==> flow/design.v <==
module ws2812b(
    input logic clk, 
    input logic rst,
    input logic serial_in, 
    input logic transmit, 
    output logic ws2812b_out, 
    output logic shift
);
    localparam IDLE = 1'b0;
    localparam TRANSMITTING = 1'b1;
    localparam T0_CYCLE_COUNT = 4'd5;
    localparam T1_CYCLE_COUNT = 4'd10;
    localparam MAX_CYCLE_COUNT = 4'd15;
    logic state;
    logic [3:0] cycle_count;
    logic bit_being_sent;
    always_ff @(posedge clk) begin
        if (rst) begin
            state <= IDLE;
            cycle_count <= 4'd0;
            bit_being_sent <= 1'b0;
        end
        else begin
        unique case (state)
            IDLE:
                if (transmit == 1'b1) begin
                    state <= TRANSMITTING;
                    cycle_count <= 4'd0;
                    bit_being_sent <= serial_in;
                end
            TRANSMITTING:
                if (transmit == 1'b0) begin
                    state <= IDLE;
                end
                else if (cycle_count == MAX_CYCLE_COUNT - 1) begin
                    cycle_count <= 4'd0;
                    bit_being_sent <= serial_in;
                end
                else begin
                    cycle_count <= cycle_count + 1;
                end
        endcase
        end
    end
    always_comb begin
        if (state == TRANSMITTING)
            if (bit_being_sent == 1'b0)
                ws2812b_out = (cycle_count < T0_CYCLE_COUNT);
            else
                ws2812b_out = (cycle_count < T1_CYCLE_COUNT);
        else
            ws2812b_out = 1'b0;
    end
    assign shift = (state == TRANSMITTING) && (cycle_count == 4'd0);
endmodule
module controller (
    input logic clk, 
    input logic rst,
    output logic load_sreg, 
    output logic transmit_pixel, 
    output logic [5:0] pixel, 
    output logic [4:0] frame
);
    localparam TRANSMIT_FRAME       = 1'b0;
    localparam IDLE                 = 1'b1;
    localparam [2:0] READ_CH_VALS   = 3'b001;
    localparam [2:0] LOAD_SREG      = 3'b010;
    localparam [2:0] TRANSMIT_PIXEL = 3'b100;
    localparam [8:0] TRANSMIT_CYCLES    = 9'd360;        
    localparam [19:0] IDLE_CYCLES       = 20'd2000;      
    logic state;
    logic next_state;
    logic [2:0] transmit_phase;
    logic [2:0] next_transmit_phase;
    logic [5:0] pixel_counter;
    logic [4:0] frame_counter;
    logic [8:0] transmit_counter;
    logic [19:0] idle_counter;
    logic transmit_pixel_done;
    logic idle_done;
    assign transmit_pixel_done = (transmit_counter == TRANSMIT_CYCLES - 1);
    assign idle_done = (idle_counter == IDLE_CYCLES - 1);
    always_ff @(posedge clk) begin
        if (rst) begin
            state <= TRANSMIT_FRAME;
            transmit_phase <= READ_CH_VALS;
        end
        else begin
            state <= next_state;
            transmit_phase <= next_transmit_phase;
        end
    end
    always_comb begin
        next_state = 1'bx;
        unique case (state)
            TRANSMIT_FRAME:
                if ((pixel_counter == 6'd63) && (transmit_pixel_done))
                    next_state = IDLE;
                else
                    next_state = TRANSMIT_FRAME;
            IDLE:
                if (idle_done)
                    next_state = TRANSMIT_FRAME;
                else
                    next_state = IDLE;
        endcase
    end
    always_comb begin
        next_transmit_phase = READ_CH_VALS;
        if (state == TRANSMIT_FRAME) begin
            case (transmit_phase)
                READ_CH_VALS:
                    next_transmit_phase = LOAD_SREG;
                LOAD_SREG:
                    next_transmit_phase = TRANSMIT_PIXEL;
                TRANSMIT_PIXEL:
                    next_transmit_phase = transmit_pixel_done ? READ_CH_VALS : TRANSMIT_PIXEL;
            endcase
        end
    end
    always_ff @(posedge clk) begin
        if (rst) begin
            pixel_counter <= 6'd0;
        end
        else if ((state == TRANSMIT_FRAME) && transmit_pixel_done) begin
            pixel_counter <= pixel_counter + 1;
        end
    end
    always_ff @(posedge clk) begin
        if (rst) begin
            frame_counter <= 5'd0;
        end
        else if (idle_done) begin
            frame_counter <= frame_counter + 1;
        end
    end
    always_ff @(posedge clk) begin
        if (rst) begin
            transmit_counter <= 9'd0;
        end
        else if (transmit_phase == TRANSMIT_PIXEL) begin
            transmit_counter <= transmit_counter + 1;
        end
        else begin
            transmit_counter <= 9'd0;
        end
    end
    always_ff @(posedge clk) begin
        if (rst) begin
            idle_counter <= 20'd0;
        end
        else if (state == IDLE) begin
            idle_counter <= idle_counter + 1;
        end
        else begin
            idle_counter <= 20'd0;
        end
    end
    assign pixel = pixel_counter;
    assign frame = frame_counter;
    assign load_sreg = (transmit_phase == LOAD_SREG);
    assign transmit_pixel = (transmit_phase == TRANSMIT_PIXEL);
endmodule
module game_of_life #(
    parameter [63:0] INIT_GRID = 64'hFFFF_FFFF_FFFF_FFFF
)(
    input  logic clk,
    input  logic rst,
    input  logic tick,          
    input  logic load,          
    input  logic load_bit,
    output logic [63:0] grid_out
);
    logic [63:0] grid;
    logic [63:0] next_grid;
    logic [63:0] north, south, east, west;
    logic [63:0] ne, nw, se, sw;
    logic [3:0] neighbors [63:0];
    integer i;
    always_comb begin
        for (i = 0; i < 64; i = i + 1) begin
            north[i] = grid[(((i / 8) + 1) % 8) * 8 + (i % 8)];
            south[i] = grid[(((i / 8) + 7) % 8) * 8 + (i % 8)];
            east[i]  = grid[(i / 8) * 8 + ((i % 8) + 1) % 8];
            west[i]  = grid[(i / 8) * 8 + ((i % 8) + 7) % 8];
            ne[i]    = grid[(((i / 8) + 1) % 8) * 8 + ((i % 8) + 1) % 8];
            nw[i]    = grid[(((i / 8) + 1) % 8) * 8 + ((i % 8) + 7) % 8];
            se[i]    = grid[(((i / 8) + 7) % 8) * 8 + ((i % 8) + 1) % 8];
            sw[i]    = grid[(((i / 8) + 7) % 8) * 8 + ((i % 8) + 7) % 8];
        end
        for (i = 0; i < 64; i = i + 1) begin
            neighbors[i] = north[i] + south[i] + east[i] + west[i] +
                           ne[i] + nw[i] + se[i] + sw[i];
        end
        for (i = 0; i < 64; i = i + 1) begin
            if (grid[i])
                next_grid[i] = (neighbors[i] == 2 || neighbors[i] == 3);
            else
                next_grid[i] = (neighbors[i] == 3);
        end
    end
    always_ff @(posedge clk) begin
        if (rst)
            grid <= INIT_GRID;
        else if (load)
            grid <= {load_bit, grid[63:1]};
        else if (tick)
            grid <= next_grid;
    end
    assign grid_out = grid;
endmodule
module top (
    input  logic clk,
    input  logic rst,
    input  logic load,
    input  logic [2:0] load_rgb,
    output logic _48b
);
    logic [5:0] pixel;
    logic load_sreg, transmit_pixel, shift;
    logic ws_out;
    logic [7:0] red_data, green_data, blue_data;
    logic [23:0] shift_reg;
    logic [23:0] div_counter;
    logic tick;
    always_ff @(posedge clk) begin
        if (rst) begin
            div_counter <= 0;
            tick <= 1'b0;
        end else if (div_counter == 24'd29_999) begin  
            div_counter <= 0;
            tick <= 1'b1;
        end else begin
            div_counter <= div_counter + 1;
            tick <= 1'b0;
        end
    end
    logic [63:0] red_grid, green_grid, blue_grid;
    localparam [63:0] RED_INIT   = 64'b11100000_00000000_00000000_00000000_00000000_00000000_00000000_00000000;  
    localparam [63:0] GREEN_INIT = 64'b00000000_00011100_00000000_00000000_00000000_00000000_00000000_00000000;  
    localparam [63:0] BLUE_INIT  = 64'b00000000_00000000_00000111_00000000_00000000_00000000_00000000_00000000;  
    game_of_life #(.INIT_GRID(RED_INIT))   u_red_gol   (.clk(clk), .rst(rst), .tick(tick), .load(load), .load_bit(load_rgb[2]), .grid_out(red_grid));
    game_of_life #(.INIT_GRID(GREEN_INIT)) u_green_gol (.clk(clk), .rst(rst), .tick(tick), .load(load), .load_bit(load_rgb[1]), .grid_out(green_grid));
    game_of_life #(.INIT_GRID(BLUE_INIT))  u_blue_gol  (.clk(clk), .rst(rst), .tick(tick), .load(load), .load_bit(load_rgb[0]), .grid_out(blue_grid));
    always_comb begin
        red_data   = {8{red_grid[pixel]}};
        green_data = {8{green_grid[pixel]}};
        blue_data  = {8{blue_grid[pixel]}};
    end
    controller u_ctrl (
        .clk(clk),
        .rst(rst),
        .load_sreg(load_sreg),
        .transmit_pixel(transmit_pixel),
        .pixel(pixel),
        .frame()
    );
    ws2812b u_ws (
        .clk(clk),
        .rst(rst),
        .serial_in(shift_reg[23]),
        .transmit(transmit_pixel),
        .ws2812b_out(ws_out),
        .shift(shift)
    );
    always_ff @(posedge clk) begin
        if (load_sreg)
            shift_reg <= {green_data, red_data, blue_data};  
        else if (shift)
            shift_reg <= {shift_reg[22:0], 1'b0};
    end
    assign _48b = ws_out;
endmodule
; Reports on top
; Tool output for the design above before and after an edit, in the order of the flow.
; Lines under "orig" count in the file above, lines under "edited" in the edited file.
; "diff" is "edited" less "orig", of the values as shown.
; Operators carry their Yosys type and port widths (W data, S select, Z words).
; Not given: --
[setup]
top_module = top
clock_port = clk
lib = sky130hd
pvt_corner = tt_025C_1v80

; The edit
; Unified diff, file above to edited file.
; A script made this edit. It changes what the design does and was not meant as an optimisation.
; begin of diff
@@ -160,5 +160,7 @@
     assign frame = frame_counter;
     assign load_sreg = (transmit_phase == LOAD_SREG);
-    assign transmit_pixel = (transmit_phase == TRANSMIT_PIXEL);
+    logic transmit_pixel_ff;
+    always_ff @(posedge clk) transmit_pixel_ff <= (transmit_phase == TRANSMIT_PIXEL);
+    assign transmit_pixel = transmit_pixel_ff;
 endmodule
 module game_of_life #(
; end of diff

; After elaboration
; Counts by Yosys on the flattened word-level netlist (proc, flatten, opt, wreduce). Print and check cells are left out. Cells with the same type and inputs are merged into one.
[op_classes]
columns = item, orig, edited, diff
row1 = addsub, 1349, 1349, 0
row2 = compare, 2, 2, 0
row3 = n_eq, 395, 395, 0
row4 = n_shift, 3, 3, 0
row5 = mux, 217, 217, 0
row6 = logic, 3, 3, 0
row7 = reduce_and_logical, 204, 204, 0
[op_table]
columns = operator, orig, edited, diff
row1 = $add A4 B1 Y4, 1152, 1152, 0
row2 = $eq A4 B2 Y1 const B, 384, 384, 0
row3 = $mux W1, 201, 201, 0
row4 = $add A1 B1 Y2, 192, 192, 0
row5 = $logic_or A1 B1 Y1, 192, 192, 0
row6 = $mux W64, 6, 6, 0
row7 = $reduce_or A2 Y1, 4, 4, 0
row8 = $logic_and A1 B1 Y1, 3, 3, 0
row9 = $mux W4, 3, 3, 0
row10 = $ne A2 B2 Y1 const B, 3, 3, 0
row11 = $not A1 Y1, 3, 3, 0
row12 = $shiftx A64 B6 Y1, 3, 3, 0
row13 = $mux W24, 2, 2, 0
row14 = $pmux W1 S2, 2, 2, 0
row15 = $reduce_bool A2 Y1, 2, 2, 0
row16 = $add A20 B1 Y20 const B, 1, 1, 0
row17 = $add A24 B1 Y24 const B, 1, 1, 0
row18 = $add A4 B1 Y4 const B, 1, 1, 0
row19 = $add A6 B1 Y6 const B, 1, 1, 0
row20 = $add A9 B1 Y9 const B, 1, 1, 0
row21 = $eq A20 B11 Y1 const B, 1, 1, 0
row22 = $eq A24 B15 Y1 const B, 1, 1, 0
row23 = $eq A3 B1 Y1 const B, 1, 1, 0
row24 = $eq A3 B2 Y1 const B, 1, 1, 0
row25 = $eq A3 B3 Y1 const B, 1, 1, 0
row26 = $eq A4 B4 Y1 const B, 1, 1, 0
row27 = $eq A6 B6 Y1 const B, 1, 1, 0
row28 = $eq A9 B9 Y1 const B, 1, 1, 0
; The list need not be complete.
[word_totals]
columns = item, orig, edited, diff
row1 = register_bits, 286, 287, 1
row2 = input_bits, 6, 6, 0
row3 = out_inout_bits, 1, 1, 0

; Logic depth
; Yosys ltp: most cells in a row. Word level: on the elaborated netlist, between registers, memories and ports. Mapped: between sequential cells and ports; inverters and the memories' decode and read muxes count.
[logic_depth]
columns = item, orig, edited, diff
row1 = ltp_word, 12, 12, 0
row2 = ABC_AREA, 0, 0, --
row3 = depth_mapped, 13, 13, 0

; Synthesis result
; The flow's flattened synthesis, as Yosys stat reports it; memories are mapped. The netlist is that of the ABC_AREA named above (0 if unset); the other value can give another one.
[mapped]
columns = item, orig, edited, diff
row1 = cells, 5122, 5119, -3
row2 = yosys_area_um2, 46022.9, 46066.7, 43.8
row3 = ff_cells, 286, 287, 1
row4 = n_buf, 143, 141, -2
[types]
columns = cell, orig, edited, diff
row1 = sky130_fd_sc_hd__nor2_1, 586, 571, -15
row2 = sky130_fd_sc_hd__xor2_1, 27, 16, -11
row3 = sky130_fd_sc_hd__nand3_1, 25, 34, 9
row4 = sky130_fd_sc_hd__xnor2_1, 20, 28, 8
row5 = sky130_fd_sc_hd__a21oi_1, 230, 237, 7
row6 = sky130_fd_sc_hd__o21ai_2, 7, 0, -7
row7 = sky130_fd_sc_hd__or3_1, 7, 14, 7
row8 = sky130_fd_sc_hd__nor4_1, 7, 13, 6
row9 = sky130_fd_sc_hd__o21ai_0, 201, 206, 5
row10 = sky130_fd_sc_hd__mux4_2, 31, 26, -5
row11 = sky130_fd_sc_hd__inv_1, 1356, 1352, -4
row12 = sky130_fd_sc_hd__clkbuf_1, 114, 110, -4
row13 = sky130_fd_sc_hd__mux4_1, 9, 13, 4
row14 = sky130_fd_sc_hd__buf_2, 8, 4, -4
row15 = sky130_fd_sc_hd__a31oi_1, 113, 110, -3
row16 = sky130_fd_sc_hd__nand4_1, 16, 13, -3
row17 = sky130_fd_sc_hd__mux2_2, 9, 12, 3
row18 = sky130_fd_sc_hd__mux2_4, 5, 2, -3
; The list need not be complete.
; By module: a second synthesis without flattening, with its own total; a netlist apart from the flattened one above.
[unflattened]
columns = item, orig, edited, diff
row1 = hier_cells, 4743, 4748, 5
row2 = hier_area_um2, 46935.0, 46941.3, 6.3
; Rows give one instance, submodules left out.
[modules_orig]
columns = module, instances, cells, area_um2, seq_area_um2
row1 = game_of_life, 1, 1379, 13618.1, 1281.2
row2 = game_of_life, 1, 1379, 13604.3, 1281.2
row3 = game_of_life, 1, 1379, 13604.3, 1281.2
row4 = top, 1, 345, 3834.9, 1221.2
row5 = controller, 1, 219, 1931.9, 880.8
row6 = ws2812b, 1, 42, 341.6, 120.1
[modules_edited]
columns = module, instances, cells, area_um2, seq_area_um2
row1 = game_of_life, 1, 1379, 13618.1, 1281.2
row2 = game_of_life, 1, 1379, 13604.3, 1281.2
row3 = game_of_life, 1, 1379, 13604.3, 1281.2
row4 = top, 1, 345, 3834.9, 1221.2
row5 = controller, 1, 224, 1938.1, 900.9
row6 = ws2812b, 1, 42, 341.6, 120.1

; Timing after synthesis
; Source: OpenSTA report_checks on the synthesized netlist (no wires, ideal clock, input and output delay 20% of the period each), path of least setup slack; recovery checks are left aside. Register names are those of the netlist, which keeps one name where synthesis merged equal registers.
[synth_timing]
columns = item, orig, edited, diff
row1 = kind, reg-to-reg, reg-to-reg, --
row2 = startpoint, register u_red_gol.grid[7], register u_red_gol.grid[7], --
row3 = endpoint, register u_red_gol.grid[63], register u_red_gol.grid[63], --
row4 = tclk_ns, 10.0, 10.0, 0.0
row5 = setup_time_ns, 0.060, 0.060, 0.000
row6 = t_first_pin_ns, 0.000, 0.000, 0.000
row7 = t_arrival_ns, 3.149, 3.146, -0.003
row8 = setup_slack_ns, 6.792, 6.794, 0.002
row9 = path_delay_ns, 3.209, 3.206, -0.003
row10 = driving_pins, 13, 13, 0
row11 = path_buffers, 0, 0, 0
row12 = period_less_setup_slack_ns, 3.208, 3.206, -0.002
; "path_delay_ns" is the arrival time less input delay plus setup time.
; "driving_pins" counts driving pins, that of a launching flip-flop among them; a cell with two outputs on the path counts twice.
; "period_less_setup_slack_ns" = period - worst setup slack (recovery checks aside). The figure is calculated, with input and output delays left at 20% of the set period.
; Between the ends stands the longest chain of elaborated cells between them, by number of cells; it is not shown to be the way that was timed. Of several equally long chains one is given.
; Each line given opens the expression or statement behind the cell; cells for indexed reads and writes are added by Yosys, which also makes memories of some case tables.
; A register here has more assigning lines than the two given.
[synth_via_orig]
cell_sequence = sky130_fd_sc_hd__dfxtp_1 > sky130_fd_sc_hd__ha_1 > sky130_fd_sc_hd__inv_1 > sky130_fd_sc_hd__fa_1 > sky130_fd_sc_hd__fa_1 > sky130_fd_sc_hd__inv_1 > sky130_fd_sc_hd__fa_1 > sky130_fd_sc_hd__inv_1 > sky130_fd_sc_hd__fa_1 > sky130_fd_sc_hd__a2111oi_0 > sky130_fd_sc_hd__a21oi_1 > sky130_fd_sc_hd__o21ai_0 > sky130_fd_sc_hd__a221o_1
elab_chain_cells = 12
cells_between = 13
[synth_lines_orig]
columns = item, line
row1 = "start, declared", 174  ; logic [63:0] grid;
row2 = "start, assigned", 206  ; grid <= {load_bit, grid[63:1]};
row3 = "start, assigned", 208  ; grid <= next_grid;
row4 = $add A1 B1 Y2, 192  ; neighbors[i] = north[i] + south[i] + east[i] + west[i] +
row5 = $add A4 B1 Y4 x6, 192
row6 = $eq A4 B2 Y1, 197  ; next_grid[i] = (neighbors[i] == 2 || neighbors[i] == 3);
row7 = $logic_or A1 B1 Y1, 197
row8 = $mux W1, 196  ; if (grid[i])
row9 = $mux W64, 207  ; else if (tick)
row10 = $mux W64, 205  ; else if (load)
row11 = "end, assigned", 206
row12 = "end, assigned", 208
row13 = "end, declared", 174
[synth_via_edited]
cell_sequence = sky130_fd_sc_hd__dfxtp_1 > sky130_fd_sc_hd__ha_1 > sky130_fd_sc_hd__inv_1 > sky130_fd_sc_hd__fa_1 > sky130_fd_sc_hd__fa_1 > sky130_fd_sc_hd__inv_1 > sky130_fd_sc_hd__fa_1 > sky130_fd_sc_hd__inv_1 > sky130_fd_sc_hd__fa_1 > sky130_fd_sc_hd__a2111oi_0 > sky130_fd_sc_hd__a21oi_1 > sky130_fd_sc_hd__o21ai_0 > sky130_fd_sc_hd__a221o_1
elab_chain_cells = 12
cells_between = 13
[synth_lines_edited]
columns = item, line
row1 = "start, declared", 176  ; logic [63:0] grid;
row2 = "start, assigned", 208  ; grid <= {load_bit, grid[63:1]};
row3 = "start, assigned", 210  ; grid <= next_grid;
row4 = $add A1 B1 Y2, 194  ; neighbors[i] = north[i] + south[i] + east[i] + west[i] +
row5 = $add A4 B1 Y4 x6, 194
row6 = $eq A4 B2 Y1, 199  ; next_grid[i] = (neighbors[i] == 2 || neighbors[i] == 3);
row7 = $logic_or A1 B1 Y1, 199
row8 = $mux W1, 198  ; if (grid[i])
row9 = $mux W64, 209  ; else if (tick)
row10 = $mux W64, 207  ; else if (load)
row11 = "end, assigned", 208
row12 = "end, assigned", 210
row13 = "end, declared", 176

; Worst path after layout
; Path of least setup slack in the final report of the runs of pair 1 (OpenROAD, finished layout, wires in). Where an end is a register, its clock arrival counts in the times.
[layout_timing]
columns = item, orig, edited, diff
row1 = kind, reg-to-reg, reg-to-reg, --
row2 = startpoint, register u_blue_gol.grid[16], register u_blue_gol.grid[17], --
row3 = endpoint, register u_blue_gol.grid[25], register u_blue_gol.grid[26], --
row4 = tclk_ns, 4.08, 4.08, 0.00
row5 = setup_time_ns, 0.13, 0.11, -0.02
row6 = t_first_pin_ns, 0.63, 0.61, -0.02
row7 = t_arrival_ns, 4.00, 4.05, 0.05
row8 = setup_slack_ns, 0.55, 0.53, -0.02
row9 = driving_pins, 13, 13, 0
row10 = path_buffers, 0, 0, 0
; Between the ends stands the longest chain of elaborated cells between them, by number of cells; it is not shown to be the way that was timed. Of several equally long chains one is given.
; A register here has more assigning lines than the two given.
[layout_via_orig]
cell_sequence = sky130_fd_sc_hd__dfxtp_1 > sky130_fd_sc_hd__inv_1 > sky130_fd_sc_hd__fa_1 > sky130_fd_sc_hd__fa_1 > sky130_fd_sc_hd__inv_1 > sky130_fd_sc_hd__fa_1 > sky130_fd_sc_hd__inv_1 > sky130_fd_sc_hd__fa_1 > sky130_fd_sc_hd__nor2b_1 > sky130_fd_sc_hd__a31oi_1 > sky130_fd_sc_hd__o21ai_0 > sky130_fd_sc_hd__a22oi_1 > sky130_fd_sc_hd__nor2_1
elab_chain_cells = 6
cells_between = 7
[layout_lines_orig]
columns = item, line
row1 = "start, declared", 174  ; logic [63:0] grid;
row2 = "start, assigned", 206  ; grid <= {load_bit, grid[63:1]};
row3 = "start, assigned", 208  ; grid <= next_grid;
row4 = $add A4 B1 Y4, 192  ; neighbors[i] = north[i] + south[i] + east[i] + west[i] +
row5 = $eq A4 B2 Y1, 197  ; next_grid[i] = (neighbors[i] == 2 || neighbors[i] == 3);
row6 = $logic_or A1 B1 Y1, 197
row7 = $mux W1, 196  ; if (grid[i])
row8 = $mux W64, 207  ; else if (tick)
row9 = $mux W64, 205  ; else if (load)
row10 = "end, assigned", 206
row11 = "end, assigned", 208
row12 = "end, declared", 174
[layout_via_edited]
cell_sequence = sky130_fd_sc_hd__dfxtp_1 > sky130_fd_sc_hd__inv_1 > sky130_fd_sc_hd__fa_1 > sky130_fd_sc_hd__fa_1 > sky130_fd_sc_hd__inv_1 > sky130_fd_sc_hd__fa_1 > sky130_fd_sc_hd__inv_1 > sky130_fd_sc_hd__fa_1 > sky130_fd_sc_hd__nor2b_1 > sky130_fd_sc_hd__a31oi_1 > sky130_fd_sc_hd__o21ai_0 > sky130_fd_sc_hd__a22oi_1 > sky130_fd_sc_hd__nor2_1
elab_chain_cells = 6
cells_between = 7
[layout_lines_edited]
columns = item, line
row1 = "start, declared", 176  ; logic [63:0] grid;
row2 = "start, assigned", 208  ; grid <= {load_bit, grid[63:1]};
row3 = "start, assigned", 210  ; grid <= next_grid;
row4 = $add A4 B1 Y4, 194  ; neighbors[i] = north[i] + south[i] + east[i] + west[i] +
row5 = $eq A4 B2 Y1, 199  ; next_grid[i] = (neighbors[i] == 2 || neighbors[i] == 3);
row6 = $logic_or A1 B1 Y1, 199
row7 = $mux W1, 198  ; if (grid[i])
row8 = $mux W64, 209  ; else if (tick)
row9 = $mux W64, 207  ; else if (load)
row10 = "end, assigned", 208
row11 = "end, assigned", 210
row12 = "end, declared", 176

; Layout results
; Runs of the flow (Yosys, OpenROAD) on both versions; the two runs of a pair have the same settings. The constraints put input and output delay at 20% of the set period each and load the outputs with 0.01 pF.
[flow_settings_pair_1]
CORE_UTILIZATION = 45
period_ns = 4.08
CAP_MARGIN = 20
CORE_MARGIN = 2
SLEW_MARGIN = 20
[results_pair_1]
columns = item, orig, edited, diff
row1 = post_synth_area_um2, 46022.9, 46066.7, 43.8
row2 = dieArea_um2, 104846.0, 104947.0, 101.0
row3 = final_stdcell_area_um2, 49791.5, 49796.5, 5.0
row4 = post_route_util_pct, 49.0, 49.0, 0.0
row5 = worstSetupSlack_ns, 0.554, 0.529, -0.025
row6 = fin_tns_ns, 0.000, 0.000, 0.000
row7 = worst_hold_slack_ns, 0.433, 0.414, -0.019
row8 = design_power_uw, 7679, 7601, -78
row9 = period_less_ws_ns, 3.526, 3.551, 0.025
[flow_settings_pair_2]
ABC_AREA = 0
CAP_MARGIN = 25
CORE_ASPECT_RATIO = 0.74
CORE_MARGIN = 8
CORE_UTILIZATION = 30
CTS_CLUSTER_SIZE = 21
GPL_ROUTABILITY_DRIVEN = 0
GPL_TIMING_DRIVEN = 1
PLACE_DENSITY_LB_ADDON = 0.09
SLEW_MARGIN = 5
period_ns = 2.54
[results_pair_2]
columns = item, orig, edited, diff
row1 = post_synth_area_um2, 46022.9, 46066.7, 43.8
row2 = dieArea_um2, 166341.0, 166493.0, 152.0
row3 = final_stdcell_area_um2, 59452.0, 58864.0, -588.0
row4 = post_route_util_pct, 39.1, 38.7, -0.4
row5 = worstSetupSlack_ns, -0.675, -0.594, 0.081
row6 = fin_tns_ns, -86.952, -91.485, -4.533
row7 = worst_hold_slack_ns, 0.231, 0.094, -0.137
row8 = design_power_uw, 12285, 12269, -16
row9 = period_less_ws_ns, 3.215, 3.134, -0.081
; "period_less_ws_ns" = clock period - worst setup slack. The figure is calculated, with input and output delays left at 20% of the set period.
; By "design_power_uw" is meant OpenSTA's value without simulated activity: inputs other than the clock are taken to toggle once in ten clock periods, and the tool carries that through the logic.
